==> flow/design.v <==
module CORDIC_Stage (
	input clk,
	input rst,
	input sign_in,
	input USE_SIN_in,
	input [7:0] ite,
	input [32:0] arctan_in_1,
	input [32:0] arctan_in_2,
	input [32:0] target_in,
	input [32:0] curr_angle_in,
	input [32:0] x_in,
	input [32:0] y_in,
	output sign_out,
	output USE_SIN_out,
	output [32:0] curr_angle_out,
	output [32:0] x_out,
	output [32:0] y_out,
	output [32:0] target_out
	);
	reg sign;
	reg [32:0] x[0:1];
	reg [32:0] y[0:1];
	reg [32:0] y_tmp[0:3];
	reg [32:0] x_tmp[0:3];
	reg [3:0] count[0:1];
	reg [32:0] current_angle[0:1];
	reg [32:0] atan[0:1];
	reg [32:0] target_q;
	reg USE_SIN_q;
	reg sign_q;
	reg [32:0] x_q;
	reg [32:0] y_q;
	reg [32:0] current_angle_q;
	always @(posedge clk) begin
			sign = sign_in;
			target_q <= target_in;
			USE_SIN_q <= USE_SIN_in;
			count[0] = ite[7:4];
			y_tmp[0] = sign ? y_in : ~y_in+1;
			y_tmp[1] = {y_tmp[0][32], y_tmp[0][31:0]>>count[0]};
			x_tmp[0] = sign ? x_in : ~x_in+1;
			x_tmp[1] = {x_tmp[0][32], x_tmp[0][31:0]>>count[0]};
			x[0] = x_in + y_tmp[1];
			y[0] = x_tmp[1] + y_in;
			atan[0] = sign ? arctan_in_1 : ~arctan_in_1+1;
			current_angle[0] = curr_angle_in + atan[0];
			if (current_angle[0] > target_in) begin
				sign = 1'b0;
			end
			else begin
				sign = 1'b1;
			end
			count[1] = ite[3:0];
			y_tmp[2] = sign ? y[0] : ~y[0]+1;
			y_tmp[3] = {y_tmp[2][32], y_tmp[2][31:0]>>count[1]};
			x_tmp[2] = sign ? x[0] : ~x[0]+1;
			x_tmp[3] = {x_tmp[2][32], x_tmp[2][31:0]>>count[1]};
			x[1] = x[0] + y_tmp[3];
			y[1] = x_tmp[3] + y[0];
			atan[1] = sign ? arctan_in_2 : ~arctan_in_2+1;
			current_angle[1] = current_angle[0] + atan[1];
			if (current_angle[1] > target_in) begin
				sign = 1'b0;
			end
			else begin
				sign = 1'b1;
			end
			sign_q <= sign;
			x_q <= x[1];
			y_q <= y[1];
			current_angle_q <= current_angle[1];
	end
	assign sign_out = sign_q;
	assign curr_angle_out = current_angle_q;
	assign x_out = x_q;
	assign y_out = y_q;
	assign USE_SIN_out = USE_SIN_q;
	assign target_out = target_q;
endmodule
module CORDIC_Top (
    input clk,
    input [31:0] target,
	 output [31:0] cos_x
);
	wire sign_intermediate[0:6];
	wire USE_SIN_intermediate[0:6];
	wire [32:0] angle_intermediate[0:6];
	wire [32:0] x_intermediate[0:6];
	wire [32:0] y_intermediate[0:6];
	wire [32:0] target_intermediate[0:6];
	wire [32:0] arctan[0:13];
	wire [7:0] ite[0:6];
	wire [32:0] x_init = 33'b01;
	wire [32:0] y_init = 33'b001;
	assign arctan[0]  = 33'b000011111010110110111011000000000;
	assign arctan[1]  = 33'b000001111111010101101110101010000;
	assign arctan[2]  = 33'b000000111111111010101011011110000;
	assign arctan[3]  = 33'b000000011111111111010101010111000;
	assign arctan[4]  = 33'b000000001111111111111010101010110;
	assign arctan[5]  = 33'b000000000111111111111111010101011;
	assign arctan[6]  = 33'b000000000011111111111111111010110;
	assign arctan[7]  = 33'b000000000001111111111111111111011;
	assign arctan[8]  = 33'b000000000000111111111111111111111;
	assign arctan[9]  = 33'b000000000000100000000000000000000;
	assign arctan[10] = 33'b000000000000010000000000000000000;
	assign arctan[11] = 33'b000000000000001000000000000000000;
	assign arctan[12] = 33'b000000000000000100000000000000000;
	assign arctan[13] = 33'b000000000000000010000000000000000;
	assign ite[0]  = 8'b00100011;
	assign ite[1]  = 8'b01000101;
	assign ite[2]  = 8'b01100111;
	assign ite[3]  = 8'b10001001;
	assign ite[4]  = 8'b10101011;
	assign ite[5]  = 8'b11001101;
	assign ite[6]  = 8'b11101111;
	reg init_sign;
	reg USE_SIN;
	wire [32:0] init_angle = 33'b000111011010110001100111000000000;
	reg [32:0] ext_target;
	reg [32:0] fin_target;
	always @* begin
		ext_target = { 1'b0 , target};
		USE_SIN = 0;
		if (ext_target > init_angle) begin
			if (ext_target > 33'b00111) begin
				fin_target = 33'b011001001000011111101101010100010 + (~ext_target + 1);
				init_sign = 1;
				USE_SIN = 1;
			end else begin
				init_sign = 1;
				fin_target = ext_target;
			end
		end
		else begin
			init_sign = 0;
			fin_target = ext_target;
		end
	end
	CORDIC_Stage stage1(
		 .clk(clk),
		 .sign_in(init_sign),
		 .USE_SIN_in(USE_SIN),
		 .ite(ite[0]),
		 .target_in(fin_target),
		 .arctan_in_1(arctan[0]),
		 .arctan_in_2(arctan[1]),
		 .curr_angle_in(init_angle),
		 .x_in(x_init),
		 .y_in(y_init),
		 .sign_out(sign_intermediate[0]),
		 .curr_angle_out(angle_intermediate[0]),
		 .x_out(x_intermediate[0]),
		 .y_out(y_intermediate[0]),
		 .target_out(target_intermediate[0]),
		 .USE_SIN_out(USE_SIN_intermediate[0])
	);
	CORDIC_Stage stage2(
		 .clk(clk),
		 .sign_in(sign_intermediate[0]),
		 .USE_SIN_in(USE_SIN_intermediate[0]),
		 .ite(ite[1]),
		 .target_in(target_intermediate[0]),
		 .arctan_in_1(arctan[2]),
		 .arctan_in_2(arctan[3]),
		 .curr_angle_in(angle_intermediate[0]),
		 .x_in(x_intermediate[0]),
		 .y_in(y_intermediate[0]),
		 .sign_out(sign_intermediate[1]),
		 .curr_angle_out(angle_intermediate[1]),
		 .x_out(x_intermediate[1]),
		 .y_out(y_intermediate[1]),
		 .target_out(target_intermediate[1]),
		 .USE_SIN_out(USE_SIN_intermediate[1])
	);
	CORDIC_Stage stage3(
		 .clk(clk),
		 .sign_in(sign_intermediate[1]),
		 .USE_SIN_in(USE_SIN_intermediate[1]),
		 .ite(ite[2]),
		 .target_in(target_intermediate[1]),
		 .arctan_in_1(arctan[4]),
		 .arctan_in_2(arctan[5]),
		 .curr_angle_in(angle_intermediate[1]),
		 .x_in(x_intermediate[1]),
		 .y_in(y_intermediate[1]),
		 .sign_out(sign_intermediate[2]),
		 .curr_angle_out(angle_intermediate[2]),
		 .x_out(x_intermediate[2]),
		 .y_out(y_intermediate[2]),
		 .target_out(target_intermediate[2]),
		 .USE_SIN_out(USE_SIN_intermediate[2])
	);
	CORDIC_Stage stage4(
		 .clk(clk),
		 .sign_in(sign_intermediate[2]),
		 .USE_SIN_in(USE_SIN_intermediate[2]),
		 .ite(ite[3]),
		 .target_in(target_intermediate[2]),
		 .arctan_in_1(arctan[6]),
		 .arctan_in_2(arctan[7]),
		 .curr_angle_in(angle_intermediate[2]),
		 .x_in(x_intermediate[2]),
		 .y_in(y_intermediate[2]),
		 .sign_out(sign_intermediate[3]),
		 .curr_angle_out(angle_intermediate[3]),
		 .x_out(x_intermediate[3]),
		 .y_out(y_intermediate[3]),
		 .target_out(target_intermediate[3]),
		 .USE_SIN_out(USE_SIN_intermediate[3])
	);
	CORDIC_Stage stage5(
		 .clk(clk),
		 .sign_in(sign_intermediate[3]),
		 .USE_SIN_in(USE_SIN_intermediate[3]),
		 .ite(ite[4]),
		 .target_in(target_intermediate[3]),
		 .arctan_in_1(arctan[8]),
		 .arctan_in_2(arctan[9]),
		 .curr_angle_in(angle_intermediate[3]),
		 .x_in(x_intermediate[3]),
		 .y_in(y_intermediate[3]),
		 .sign_out(sign_intermediate[4]),
		 .curr_angle_out(angle_intermediate[4]),
		 .x_out(x_intermediate[4]),
		 .y_out(y_intermediate[4]),
		 .target_out(target_intermediate[4]),
		 .USE_SIN_out(USE_SIN_intermediate[4])
	);
	CORDIC_Stage stage6(
		 .clk(clk),
		 .sign_in(sign_intermediate[4]),
		 .USE_SIN_in(USE_SIN_intermediate[4]),
		 .ite(ite[5]),
		 .target_in(target_intermediate[4]),
		 .arctan_in_1(arctan[10]),
		 .arctan_in_2(arctan[11]),
		 .curr_angle_in(angle_intermediate[4]),
		 .x_in(x_intermediate[4]),
		 .y_in(y_intermediate[4]),
		 .sign_out(sign_intermediate[5]),
		 .curr_angle_out(angle_intermediate[5]),
		 .x_out(x_intermediate[5]),
		 .y_out(y_intermediate[5]),
		 .target_out(target_intermediate[5]),
		 .USE_SIN_out(USE_SIN_intermediate[5])
	);
	CORDIC_Stage stage7(
		 .clk(clk),
		 .sign_in(sign_intermediate[5]),
		 .USE_SIN_in(USE_SIN_intermediate[5]),
		 .ite(ite[6]),
		 .target_in(target_intermediate[5]),
		 .arctan_in_1(arctan[12]),
		 .arctan_in_2(arctan[13]),
		 .curr_angle_in(angle_intermediate[5]),
		 .x_in(x_intermediate[5]),
		 .y_in(y_intermediate[5]),
		 .sign_out(sign_intermediate[6]),
		 .curr_angle_out(angle_intermediate[6]),
		 .x_out(x_intermediate[6]),
		 .y_out(y_intermediate[6]),
		 .target_out(target_intermediate[6]),
		 .USE_SIN_out(USE_SIN_intermediate[6])
	);
	wire [31:0] K = 32'b01101101111011001010110110001011;
	wire [31:0] done;
	assign done = USE_SIN_intermediate[6] ? y_intermediate[6][31:0] : x_intermediate[6][31:0];
	assign cos_x = done*K;
endmodule
From RTL to reports: CORDIC_Top

Tool output for the design above, in the order of the flow.
Lines are those of the file above, counted from 1.
Operators carry their Yosys type and port widths (W data, S select, Z words).
Library cell names are shortened.
Not given: n/a

Top module: CORDIC_Top
Clock: clk
Library: sky130hd
Library corner: tt_025C_1v80

After elaboration

Source: Yosys, flattened and elaborated. Widths are those after wreduce; folded enables and synchronous resets count as part of the registers. Registers that Yosys merges into a memory's read port (data or address) are not register bits. Print and check cells do not count. Equal cells are merged and count once.

Register bits: 626
Input port bits: 33
Output and inout bits: 32
Elaborated cells: 133

$add $sub $neg: 42
$mul: 1
Magnitude comparators: 15
Muxes and demuxes: 36
Bitwise logic cells: 14

Operator list:

| kind                     | number |
| $mul A32 B31 Y32 const B | 1 |
| $mux W33                 | 15 |
| $mux W32                 | 14 |
| $gt A33 B33 Y1           | 13 |
| $add A32 B1 Y32 const B  | 13 |
| $not A32 Y32             | 13 |
| $add A33 B33 Y33         | 12 |
| $add A30 B33 Y33 const A | 1 |
| $add A32 B33 Y33 const A | 1 |
| $not A32 Y33             | 1 |
| $add A33 B1 Y33 const B  | 1 |
| $add A17 B32 Y32         | 1 |
| $add A22 B32 Y32         | 1 |
| $add A32 B18 Y32         | 1 |
| $add A32 B19 Y32         | 1 |
| $add A32 B20 Y32         | 1 |
| $add A32 B21 Y32         | 1 |
| $add A32 B23 Y32         | 1 |
| $add A32 B24 Y32         | 1 |
| $add A32 B25 Y32         | 1 |
| $add A32 B26 Y32         | 1 |
| $add A32 B27 Y32         | 1 |
| $add A32 B28 Y32         | 1 |
| $add A32 B29 Y32         | 1 |
| $gt A32 B3 Y1 const B    | 1 |
| $gt A32 B30 Y1 const B   | 1 |
| $add A1 B30 Y31 const A  | 1 |
| $mux W1                  | 7 |

Longest topological paths

Longest topological path by Yosys (ltp), each cell counted once; first at word level (registers and memories cut), then after technology mapping (sequential cells cut; the memories' decode and read muxes count).

Depth in word-level cells: 10
ABC_AREA: 0
Depth in mapped cells: 56
Depth with buffers taken out: 52

After synthesis

The flow's flattened synthesis, as Yosys stat reports it; memories are mapped. The netlist is that of the ABC_AREA named above (0 if unset); the other value can give another one.

Cell count: 7232
Chip area (Yosys): 60788.3 µm²
Sequential area: 11451.0 µm²
Flip-flops: 572
Buffers: 92

Cells by type:

| type     | number | area in all (µm²) |
| ha_1     | 1046   | 1.31E+04 |
| dfxtp_1  | 572    | 1.15E+04 |
| xnor2_1  | 589    | 5.16E+03 |
| fa_1     | 214    | 4.28E+03 |
| inv_1    | 808    | 3.03E+03 |
| a21oi_1  | 516    | 2.58E+03 |
| xor2_1   | 271    | 2.37E+03 |
| nor2_1   | 513    | 1.93E+03 |
| a21o_1   | 224    | 1.68E+03 |
| o21ai_0  | 331    | 1.66E+03 |
| nand2_1  | 333    | 1.25E+03 |
| o21a_1   | 139    | 1.04E+03 |
| nor3_1   | 180    | 900.864 |
| nand2b_1 | 129    | 807.024 |
| nor2b_1  | 121    | 756.976 |
| nand4_1  | 110    | 688.16 |
| nand3_1  | 131    | 655.629 |
| o21bai_1 | 74     | 555.533 |

Other cell types: 83; their cells: 931.
By module: a second synthesis without flattening, with its own total; a netlist apart from the flattened one above.

Cells (unflattened synthesis): 25231
Area total of the unflattened synthesis: 187448.5 µm²

Rows give one instance, submodules left out.

By module:

| module       | times used | cells | area (µm²) | seq. area (µm²) |
| CORDIC_Stage | 7          | 3459  | 25390.6    | 2682.6 |
| CORDIC_Top   | 1          | 1018  | 9714.3     | 0.0 |

Timing after synthesis

Source: OpenSTA report_checks on the synthesized netlist (no wires, ideal clock, input and output delay 20% of the period each), path of least setup slack; recovery checks are left aside. Register names are those of the netlist, which keeps one name where synthesis merged equal registers.

Kind: reg-to-reg
From: register stage1.sign_q
To: register stage2.sign_q
Clock period: 10000 ps
Arrival: 10038 ps
Required time: 9926 ps
Slack: -112 ps
Delay of the path: 10112 ps
Stages: 55
Path buffers: 4
Synthesis period reached: 10112 ps

"delay of the path" is the arrival time less input delay plus setup time.
"stages" counts driving pins, that of a launching flip-flop among them; a cell with two outputs on the path counts twice.
"synthesis period reached" = period - worst setup slack (recovery checks aside). The figure is calculated, with input and output delays left at 20% of the set period.
The rows between start and end are the longest chain of elaborated cells between them; the timing report does not say that the signal goes this way. Where chains are equally long, one stands for them.
A line is the first line of the expression or statement that the cell stems from. Yosys adds cells for indexed reads and writes and turns some case tables into memories.

Cell sequence: dfxtp_1 clkbuf_1 clkbuf_1 clkinv_1 clkbuf_1 ha_1 fa_1 o21bai_1 a21oi_1 nor2b_1 o21ai_0 a21oi_1 o21a_1 o21ai_0 nand2b_1 a21oi_1 o21bai_1 a31oi_1 [... 19 more ...] a21oi_1 o21ai_0 o41ai_1 o2111ai_1 a31oi_1 nor2b_1 xnor2_1 ha_1 nor2b_1 o21ai_0 nand2b_1 a21oi_1 nor2b_1 o21ai_0 nand2b_1 a21oi_1 o31ai_1 o21ai_0
Cells in the longest elaborated chain: 7
Elaborated cells on any way between the ends: 7
Source lines of those cells: 6
Classes of those cells: 2 x add/sub; 2 x compare; 3 x mux

Ends and longest elaborated chain, after synthesis:

| item             | RTL line | RTL |
| from (decl)      | 30       | `reg sign_q;` |
| from (assign)    | 68       | `sign_q <= sign;` |
| $mux W33         | 45       | `atan[0] = sign ? arctan_in_1 : ~arctan_in_1+1;` |
| $add A33 B33 Y33 | 46       | `current_angle[0] = curr_angle_in + atan[0];` |
| $gt A33 B33 Y1   | 47       |  |
| $mux W33         | 60       | `atan[1] = sign ? arctan_in_2 : ~arctan_in_2+1;` |
| $add A33 B33 Y33 | 61       | `current_angle[1] = current_angle[0] + atan[1];` |
| $gt A33 B33 Y1   | 62       |  |
| $mux W1          | 62       |  |
| to (assign)      | 68       |  |
| to (decl)        | 30       |  |

Worst path after layout

Path of least setup slack in the final report of job 1 (OpenROAD, finished layout, wires in). Where an end is a register, its clock arrival counts in the times.
The path's times are printed in steps of 10 ps; the period is the one set.

Kind: reg-to-output
From: register stage7.y_q[2]
To: output cos_x[31]
Clock period: 17300 ps
External output delay: 3460 ps
Arrival: 8320 ps
Required time: 13840 ps
Slack: 5520 ps
Stages: 27
Path buffers: 1

The rows between start and end are the longest chain of elaborated cells between them; the timing report does not say that the signal goes this way. Where chains are equally long, one stands for them.

Cell sequence: dfxtp_1 ha_1 fa_1 ha_1 inv_1 fa_1 inv_1 ha_1 ha_1 inv_1 fa_1 inv_1 fa_1 ha_1 or2_2 a21o_1 a31o_2 o41a_1 a41o_1 nor4_1 nor4_1 o21a_1 o21ai_0 nand2b_1 a21oi_1 xnor2_1 clkdlybuf4s50_1
Cells in the longest elaborated chain: 1
Elaborated cells on any way between the ends: 1
Source lines of those cells: 1
Classes of those cells: 1 x mul

Ends and longest elaborated chain, after layout:

| item             | RTL line | RTL |
| from (decl)      | 32       | `reg [32:0] y_q;` |
| from (assign)    | 70       | `y_q <= y[1];` |
| $mul A32 B31 Y32 | 268      | `assign cos_x = done*K;` |
| to (decl)        | 83       | `output [31:0] cos_x` |

Subject: CORDIC_Top on sky130hd, stored results

Hello all,

Below are 6 stored runs of the flow (Yosys, OpenROAD; platform sky130hd) on CORDIC_Top, each with its settings and what was measured, unordered. Constraints: input delay and output delay 20% of the set period each, output load 0.01 pF.
"achieved clock period": clock period set for the run, less the worst setup slack. It is reckoned from that one timing run; input and output delays stay at 20% of the period that was set.
"time of the worst setup path" = time allowed to the worst setup path (clock period - input delay - output delay, where it has them) - its slack; a late launch clock adds to it, a late capture clock takes from it.
"time of the worst setup path" is given in steps of 10 ps.
A setting shown as - is not set for that run.

| item                                         | job 1         | job 2         | job 3      | job 4        | job 5         | job 6      |
| CELL_PAD_IN_SITES_DETAIL_PLACEMENT           | 1             | -             | -          | -            | -             | -          |
| CELL_PAD_IN_SITES_GLOBAL_PLACEMENT           | 1             | -             | -          | 0            | 0             | -          |
| CORE_UTILIZATION                             | 40            | 40            | 40         | 35           | 43            | 29         |
| HOLD_SLACK_MARGIN                            | -0.1          | -             | -          | -0.05        | -0.05         | -          |
| SLEW_MARGIN                                  | 40            | 20            | 20         | 20           | 20            | 20         |
| TNS_END_PERCENT                              | 35            | -             | -          | 5            | 5             | -          |
| period_ns                                    | 17.3          | 9.79          | 5.56       | 10.6         | 10.6          | 6.89       |
| CAP_MARGIN                                   | 20            | 20            | 20         | 20           | 10            | 20         |
| CORE_MARGIN                                  | 2             | 2             | 2          | 3            | 3             | 8          |
| CORE_ASPECT_RATIO                            | -             | -             | -          | 1.82         | 1.82          | 1.41       |
| CTS_CLUSTER_DIAMETER                         | -             | -             | -          | 297          | 297           | 308        |
| CTS_CLUSTER_SIZE                             | -             | -             | -          | 62           | 62            | -          |
| GPL_ROUTABILITY_DRIVEN                       | -             | -             | -          | 1            | 1             | -          |
| GPL_TIMING_DRIVEN                            | -             | -             | -          | 0            | 1             | 0          |
| MAX_ROUTING_LAYER                            | -             | -             | -          | met5         | met5          | met5       |
| PLACE_DENSITY_LB_ADDON                       | -             | -             | -          | 0.07         | 0.08          | 0.05       |
| SETUP_SLACK_MARGIN                           | -             | -             | -          | 1.6          | 1.6           | -          |
| MIN_ROUTING_LAYER                            | -             | -             | -          | -            | met2          | met1       |
| standard-cell area of the final layout (µm²) | 66625.1       | 67232.0       | 93811.2    | 68804.7      | 66039.6       | 76857.5    |
| utilization (%)                              | 44.0          | 44.4          | 62.0       | 40.0         | 47.2          | 36.9       |
| Yosys chip area after synthesis (µm²)        | 60788.3       | 60788.3       | 60788.3    | 60788.3      | 60788.3       | 60788.3    |
| area of the die (µm²)                        | 155106.0      | 155106.0      | 155106.0   | 178943.0     | 146118.0      | 224739.0   |
| final worst hold slack (ps)                  | 347           | 346           | 353        | 269          | 241           | 341        |
| setup slack of the critical path (ps)        | 5522          | 431           | -2721      | 1171         | 1213          | -2069      |
| post-route setup TNS (ps)                    | 0             | 0             | -359661    | 0            | 0             | -120594    |
| time of the worst setup path (ps)            | 8320          | 7400          | 8280       | 7310         | 7270          | 8960       |
| worst setup path kind                        | reg-to-output | reg-to-output | reg-to-reg | input-to-reg | reg-to-output | reg-to-reg |
| achieved clock period (ps)                   | 11778         | 9359          | 8281       | 9429         | 9387          | 8959       |

Thanks
